==> flow/design.v <==
module subtractor_16bits(
    input [15:0] a,
    input [15:0] b,
    input bin,
    output [15:0] diff,
    output bout
);
    assign {bout, diff} = a - b - bin;
endmodule
module adder_16bits(
    input [15:0] a,
    input [15:0] b,
    input cin,
    output [15:0] sum,
    output cout
);
    assign {cout, sum} = a + b + cin;
endmodule
module multiplier_16bits(
    input [15:0] a,
    input [15:0] b,
    output [31:0] product
);
    assign product = a * b;
endmodule
module divider_16bits(
    input [15:0] dividend,
    input [15:0] divisor,
    output [15:0] quotient,
    output [15:0] remainder
);
    assign quotient = dividend / divisor;
    assign remainder = dividend % divisor;
endmodule
module dff_16bit (
    input      [15:0] d,
    input             clk,
    input             rstn,
    input             en,
    output reg [15:0] q
);
    always @(posedge clk) begin
        if (!rstn)
            q <= 16'b0;
        else if (en)
            q <= d;
    end
endmodule
module unified_computing_system (
    input      [15:0] d_a,           
    input      [15:0] d_b,           
    input      [1:0]  op_code,       
    input             clk,
    input             rstn,
    input             en_a,           
    input             en_b,           
    input             en_result,      
    input             cin,            
    input             bin,            
    output reg [31:0] result,         
    output reg [15:0] remainder,      
    output reg        cout,           
    output reg        bout,           
    output reg        overflow_flag,  
    output reg        error_flag      
);
    wire [15:0] q_a;            
    wire [15:0] q_b;            
    wire [15:0] sum_result;
    wire        sum_cout;
    wire [15:0] diff_result;
    wire        diff_bout;
    wire [31:0] product_result;
    wire [15:0] quotient_result;
    wire [15:0] remainder_result;
    reg [31:0] temp_result;
    reg [15:0] temp_remainder;
    reg        temp_cout;
    reg        temp_bout;
    reg        temp_overflow;
    reg        temp_error;
    dff_16bit register_a_inst (
        .d   (d_a),
        .clk (clk),
        .rstn(rstn),
        .en  (en_a),
        .q   (q_a)
    );
    dff_16bit register_b_inst (
        .d   (d_b),
        .clk (clk),
        .rstn(rstn),
        .en  (en_b),
        .q   (q_b)
    );
    adder_16bits adder_inst (
        .a   (q_a),
        .b   (q_b),
        .cin (cin),
        .sum (sum_result),
        .cout(sum_cout)
    );
    subtractor_16bits subtractor_inst (
        .a    (q_a),
        .b    (q_b),
        .bin  (bin),
        .diff (diff_result),
        .bout (diff_bout)
    );
    multiplier_16bits multiplier_inst (
        .a      (q_a),
        .b      (q_b),
        .product(product_result)
    );
    divider_16bits divider_inst (
        .dividend (q_a),
        .divisor  (q_b),
        .quotient (quotient_result),
        .remainder(remainder_result)
    );
    always @(*) begin
        temp_result = 32'b0;
        temp_remainder = 16'b0;
        temp_cout = 1'b0;
        temp_bout = 1'b0;
        temp_overflow = 1'b0;
        temp_error = 1'b0;
        case(op_code)
            2'b00: begin  
                temp_result = {16'b0, sum_result};
                temp_cout = sum_cout;
                if ((q_a[15] == q_b[15]) && (sum_result[15] != q_a[15])) begin
                    temp_overflow = 1'b1;
                end
            end
            2'b01: begin  
                temp_result = {16'b0, diff_result};
                temp_bout = diff_bout;
                if ((q_a[15] != q_b[15]) && (diff_result[15] != q_a[15])) begin
                    temp_overflow = 1'b1;
                end
            end
            2'b10: begin  
                temp_result = product_result;
                if (product_result[31:16] != 16'b0 && 
                    product_result[31:16] != 16'hFFFF) begin
                    temp_overflow = 1'b1;
                end
            end
            2'b11: begin  
                if (q_b == 16'b0) begin  
                    temp_result = 32'b0;
                    temp_error = 1'b1;
                end else begin
                    temp_result = {16'b0, quotient_result};  
                    temp_remainder = remainder_result;
                end
            end
            default: begin
            end
        endcase
    end
    always @(posedge clk) begin
        if (!rstn) begin
            result <= 32'b0;
            remainder <= 16'b0;
            cout <= 1'b0;
            bout <= 1'b0;
            overflow_flag <= 1'b0;
            error_flag <= 1'b0;
        end
        else if (en_result) begin
            result <= temp_result;
            remainder <= temp_remainder;
            cout <= temp_cout;
            bout <= temp_bout;
            overflow_flag <= temp_overflow;
            error_flag <= temp_error;
        end
    end
endmodule
==> Tool chain data of unified_computing_system <==
Tool output for the design above, in the order of the flow.
Lines are those of the file above, counted from 1.
Cell names lack the library's common part.
{ "design": {"design": "unified_computing_system", "clock_port": "clk", "cell_library": "sky130hd", "lib_corner": "tt_025C_1v80"} }

==> Word level <==
Counts by Yosys on the flattened word-level netlist (proc, flatten, opt, wreduce; memories kept). Register bits leave out memories and registers merged into their read ports (data or address). Print and check cells are left out. Cells with the same type and inputs are merged into one.
{ "bits": {"regBits": 84, "wordCells": 44} }
{ "op_classes": {"addsub": 4, "multipliers": 1, "n_div": 2, "eq_ne": 8, "mux": 12, "n_reduce_logical": 9} }
{ "op_table": {"columns": ["op", "count"], "rows": [
  ["multiplier 16 x 16 -> 32 bit", 1],
  ["divider 16 x 16 -> 16 bit", 1],
  ["modulo 16 x 16 -> 16 bit", 1],
  ["parallel mux 32 bit (select 4 bit)", 1],
  ["parallel mux 16 bit (select 2 bit)", 1],
  ["two-way mux 16 bit", 2],
  ["adder 16 x 16 -> 17 bit", 1],
  ["subtractor 16 x 16 -> 17 bit", 1],
  ["adder 17 x 1 -> 17 bit", 1],
  ["subtractor 17 x 1 -> 17 bit", 1],
  ["!= test 16 bit (second input constant)", 1],
  ["zero test 16 bit", 1],
  ["nonzero test 16 bit", 1],
  ["OR reduction 3 bit", 3],
  ["parallel mux 1 bit (select 2 bit)", 3],
  ["equality test 2 bit (second input constant)", 2],
  ["parallel mux 1 bit (select 4 bit)", 1],
  ["two-way mux 1 bit", 4],
  ["!= test 1 bit", 3],
  ["logical AND 1 bit", 3],
  ["equality test 2 x 1 -> 1 bit (second input constant)", 1],
  ["zero test 2 bit", 1],
  ["equality test 1 bit", 1]
]} }

==> Depth <==
Depth = most cells in a row (Yosys ltp): at word level without a register or memory, in the mapped netlist without a sequential cell, where the memories' decode and read muxes count.
{ "depth": {"word_depth": 6, "ABC_AREA": 0, "mapped_depth": 142} }

==> Mapped cells and area <==
Source: synth_stat.txt of the flow (Yosys; design flattened, memories mapped). It holds for the ABC_AREA given above (unset counts as 0); a run with the other value may have another netlist.
The area totals of this step are shown rounded.
{ "by_type": {"columns": ["type", "count", "area_total_um2"], "rows": [
  ["fa_1", 199, 3.98E+03],
  ["ha_1", 290, 3628.48],
  ["dfxtp_1", 84, 1.68E+03],
  ["inv_1", 321, 1.2E+03],
  ["nand2_1", 288, 1.08E+03],
  ["nor2_1", 226, 848.314],
  ["xnor2_1", 75, 656.88],
  ["a21oi_1", 116, 580.557],
  ["o21ai_0", 102, 510.49],
  ["o21a_1", 67, 502.982],
  ["nor2b_1", 70, 437.92],
  ["mux2i_1", 43, 430.413],
  ["xor2_1", 43, 376.611],
  ["a21o_1", 49, 367.853],
  ["nor3_1", 71, 355.341],
  ["clkbuf_1", 92, 345.331],
  ["mux2_2", 19, 213.955],
  ["nand3_1", 35, 175.168]
]} }
Not listed: further types 65, cells in them 379.
{ "mapped": {"mapped_cells": 2569, "synth_area_um2": 20300, "seq_area_um2": 1682, "ff_cells": 84} }
The figures by module come from a second, unflattened synthesis with its own total; it is not the netlist above.
{ "hier_totals": {"cells_unflattened": 2751, "area_unflattened_um2": 22250} }
Rows give one instance, submodules left out.
{ "modules": {"columns": ["module", "instances", "n_cells", "area_um2"], "rows": [
  ["multiplier_16bits", 1, 999, 8584],
  ["divider_16bits", 1, 1120, 7839],
  ["unified_computing_system", 1, 262, 2624],
  ["dff_16bit", 2, 51, 615.6],
  ["subtractor_16bits", 1, 174, 1225],
  ["adder_16bits", 1, 94, 747.0]
]} }

==> Path before layout <==
OpenSTA on the mapped netlist: ideal clock, no wires. The path of least setup slack (recovery checks aside). Input and output delay are each 20% of the period. Register names are those of the netlist, which keeps one name where synthesis merged equal registers.
{ "synth_path": {"path_kind": "register to register", "start": "register register_b_inst.q[13]", "end": "register remainder[12]", "period_ps": 26000, "setup_time_ps": 122, "launch_ps": 0, "arrival_time_ps": 28061, "required_ps": 25878, "slack_ps": -2183, "delay_ps": 28183, "driving_pins": 133, "n_path_buf": 10, "period_less_setup_slack_ps": 28183} }
"delay_ps" = arrival - input delay + setup time.
"driving_pins" counts driving pins, that of a launching flip-flop among them; a cell with two outputs on the path counts twice.
"period_less_setup_slack_ps" = period - worst setup slack (recovery checks aside). The figure is calculated, with input and output delays left at 20% of the set period.
Between the ends stands the longest chain of elaborated cells between them, by number of cells; it is not shown to be the way that was timed. Of several equally long chains one is given.
Each line given opens the expression or statement behind the cell; cells for indexed reads and writes are added by Yosys, which also makes memories of some case tables.
{ "synth_between": {"path_cell_list": "dfxtp_1 -> buf_6 -> or3_1 -> nor2_1 -> and2_1 -> and3_1 -> a21oi_1 -> a21oi_1 -> ha_1 -> o21a_1 -> o21ai_0 -> or3_1 -> mux2_2 -> inv_1 -> ha_1 -> o21a_1 -> o21a_1 -> o211ai_1 -> [... 97 more ...] -> a31oi_1 -> nor2b_1 -> o21ai_0 -> clkbuf_1 -> o21ai_0 -> fa_1 -> a21o_1 -> a21oi_1 -> o21bai_1 -> a211oi_1 -> o21bai_1 -> a21o_1 -> a21o_1 -> nor4_1 -> o41a_1 -> buf_1 -> nor3_1 -> a221o_1", "elab_chain_cells": 3} }
{ "synth_lines": {"columns": ["item", "line_no", "rtl"], "rows": [
  ["from (decl)", 40, "output reg [15:0] q"],
  ["from (assign)", 44, "q <= 16'b0;"],
  ["from (assign)", 46, "q <= d;"],
  ["modulo 16 x 16 -> 16 bit", 33, "assign remainder = dividend % divisor;"],
  ["two-way mux 16 bit", 151, "if (q_b == 16'b0) begin"],
  ["parallel mux 16 bit (select 2 bit)", 128, "case(op_code)"],
  ["to (assign)", 166, "remainder <= 16'b0;"],
  ["to (assign)", 174, "remainder <= temp_remainder;"],
  ["to (decl)", 61, "output reg [15:0] remainder,"]
]} }

==> Worst path after layout <==
Path of least setup slack in the final report of run 1 (OpenROAD, finished layout, wires in). Where an end is a register, its clock arrival counts in the times.
The report prints the path's times to 10 ps; the period is as set.
{ "layout_path": {"path_kind": "register to register", "start": "register register_b_inst.q[15]", "end": "register remainder[9]", "period_ps": 20900, "setup_time_ps": 70, "launch_ps": 390, "arrival_time_ps": 25270, "required_ps": 21230, "slack_ps": -4040, "driving_pins": 129, "n_path_buf": 11} }
Between the ends stands the longest chain of elaborated cells between them, by number of cells; it is not shown to be the way that was timed. Of several equally long chains one is given.
{ "layout_between": {"path_cell_list": "dfxtp_2 -> or3_4 -> nor2_4 -> and2_4 -> and3_4 -> a21oi_2 -> ha_1 -> o21a_1 -> o21ai_2 -> or3_4 -> mux2_4 -> inv_4 -> ha_4 -> o21a_1 -> o21a_1 -> o211ai_1 -> mux2_4 -> inv_2 -> [... 93 more ...] -> nor2b_2 -> o21ai_2 -> buf_6 -> o21ai_4 -> fa_2 -> a21o_1 -> a21oi_2 -> o21bai_1 -> a211oi_1 -> o21bai_1 -> a21o_1 -> a21o_1 -> nor4_2 -> o41a_1 -> buf_12 -> nand2_2 -> or3_1 -> o211ai_1", "elab_chain_cells": 3} }
{ "layout_lines": {"columns": ["item", "line_no", "rtl"], "rows": [
  ["from (decl)", 40, "output reg [15:0] q"],
  ["from (assign)", 44, "q <= 16'b0;"],
  ["from (assign)", 46, "q <= d;"],
  ["modulo 16 x 16 -> 16 bit", 33, "assign remainder = dividend % divisor;"],
  ["two-way mux 16 bit", 151, "if (q_b == 16'b0) begin"],
  ["parallel mux 16 bit (select 2 bit)", 128, "case(op_code)"],
  ["to (assign)", 166, "remainder <= 16'b0;"],
  ["to (assign)", 174, "remainder <= temp_remainder;"],
  ["to (decl)", 61, "output reg [15:0] remainder,"]
]} }

--- measured runs ---
Below are 6 stored runs of the flow (Yosys, OpenROAD; platform sky130hd) on unified_computing_system, each with its settings and what was measured, unordered. Constraints: input delay and output delay 20% of the set period each, output load 0.01 pF.
"achievedPeriod_ps" means the clock period less the worst setup slack. The figure is calculated, with input and output delays left at 20% of the set period.
"critical_path_time_ps" means the part of the period allowed to the worst setup path (the constraints hold back 20% at inputs and 20% at outputs) less its slack; where the path has registers, the arrival times of their clocks count too.
"critical_path_time_ps" is known to 10 ps.
Values from the reports are rounded here.
[
  {
    "run": "run 1",
    "settings": { "ABC_AREA": 0, "CAP_MARGIN": 10, "CELL_PAD_IN_SITES_GLOBAL_PLACEMENT": 3, "CORE_UTILIZATION": 32, "GPL_ROUTABILITY_DRIVEN": 1, "MAX_ROUTING_LAYER": "met5", "PLACE_DENSITY_LB_ADDON": 0.1, "SETUP_SLACK_MARGIN": -0.1, "period_ns": 20.9, "CORE_MARGIN": 2, "SLEW_MARGIN": 20 },
    "results": { "setup_ws_ps": -4040, "critical_path_time_ps": 24940, "path_kind": "register to register", "layout_utilization_frac": 0.451, "timing.setup.tns_ps": -69660, "hold_ws_ps": 465, "ys_area_um2": 20300, "final_die_area_um2": 65460, "post_route_stdcell_area_um2": 28340, "achievedPeriod_ps": 24940 }
  },
  {
    "run": "run 2",
    "settings": { "CAP_MARGIN": 40, "CELL_PAD_IN_SITES_DETAIL_PLACEMENT": 2, "CORE_MARGIN": 5, "CORE_UTILIZATION": 72, "MAX_ROUTING_LAYER": "met5", "SETUP_SLACK_MARGIN": -1.52, "TNS_END_PERCENT": 95, "period_ns": 31.0, "SLEW_MARGIN": 20 },
    "outcome": "unfinished; error DPL-0033 in placement"
  },
  {
    "run": "run 3",
    "settings": { "period_ns": 20.7, "CAP_MARGIN": 20, "CORE_MARGIN": 2, "CORE_UTILIZATION": 40, "SLEW_MARGIN": 20 },
    "results": { "setup_ws_ps": -4449, "critical_path_time_ps": 25150, "path_kind": "register to register", "layout_utilization_frac": 0.56, "timing.setup.tns_ps": -77550, "hold_ws_ps": 451, "ys_area_um2": 20300, "final_die_area_um2": 52560, "post_route_stdcell_area_um2": 28090, "achievedPeriod_ps": 25149 }
  },
  {
    "run": "run 4",
    "settings": { "CELL_PAD_IN_SITES_GLOBAL_PLACEMENT": 2, "CORE_UTILIZATION": 25, "GPL_ROUTABILITY_DRIVEN": 0, "PLACE_DENSITY": 0.81, "period_ns": 45.5, "CAP_MARGIN": 20, "CORE_MARGIN": 2, "SLEW_MARGIN": 20 },
    "results": { "setup_ws_ps": 12700, "critical_path_time_ps": 32800, "path_kind": "register to register", "layout_utilization_frac": 0.285, "timing.setup.tns_ps": 0, "hold_ws_ps": 473, "ys_area_um2": 20300, "final_die_area_um2": 83490, "post_route_stdcell_area_um2": 22920, "achievedPeriod_ps": 32796 }
  },
  {
    "run": "run 5",
    "settings": { "CAP_MARGIN": 5, "CELL_PAD_IN_SITES_DETAIL_PLACEMENT": 0, "CELL_PAD_IN_SITES_GLOBAL_PLACEMENT": 2, "CORE_ASPECT_RATIO": 1.82, "CORE_UTILIZATION": 25, "GPL_ROUTABILITY_DRIVEN": 1, "HOLD_SLACK_MARGIN": 0.27, "MAX_ROUTING_LAYER": "met5", "MIN_ROUTING_LAYER": "met2", "PLACE_DENSITY": 0.81, "SETUP_SLACK_MARGIN": 4.0, "SLEW_MARGIN": 40, "period_ns": 20.9, "CORE_MARGIN": 2 },
    "results": { "setup_ws_ps": -4567, "critical_path_time_ps": 25470, "path_kind": "register to register", "layout_utilization_frac": 0.358, "timing.setup.tns_ps": -78990, "hold_ws_ps": 459, "ys_area_um2": 20300, "final_die_area_um2": 83590, "post_route_stdcell_area_um2": 28970, "achievedPeriod_ps": 25467 }
  },
  {
    "run": "run 6",
    "settings": { "ABC_AREA": 1, "CELL_PAD_IN_SITES_DETAIL_PLACEMENT": 1, "CELL_PAD_IN_SITES_GLOBAL_PLACEMENT": 1, "CORE_ASPECT_RATIO": 0.54, "CORE_MARGIN": 4, "CORE_UTILIZATION": 41, "MAX_ROUTING_LAYER": "met4", "PLACE_DENSITY_LB_ADDON": 0.06, "period_ns": 26.0, "CAP_MARGIN": 20, "SLEW_MARGIN": 20 },
    "results": { "setup_ws_ps": 967, "critical_path_time_ps": 25030, "path_kind": "register to register", "layout_utilization_frac": 0.506, "timing.setup.tns_ps": 0, "hold_ws_ps": 466, "ys_area_um2": 21360, "final_die_area_um2": 55990, "post_route_stdcell_area_um2": 26030, "achievedPeriod_ps": 25033 }
  }
]
--- end ---
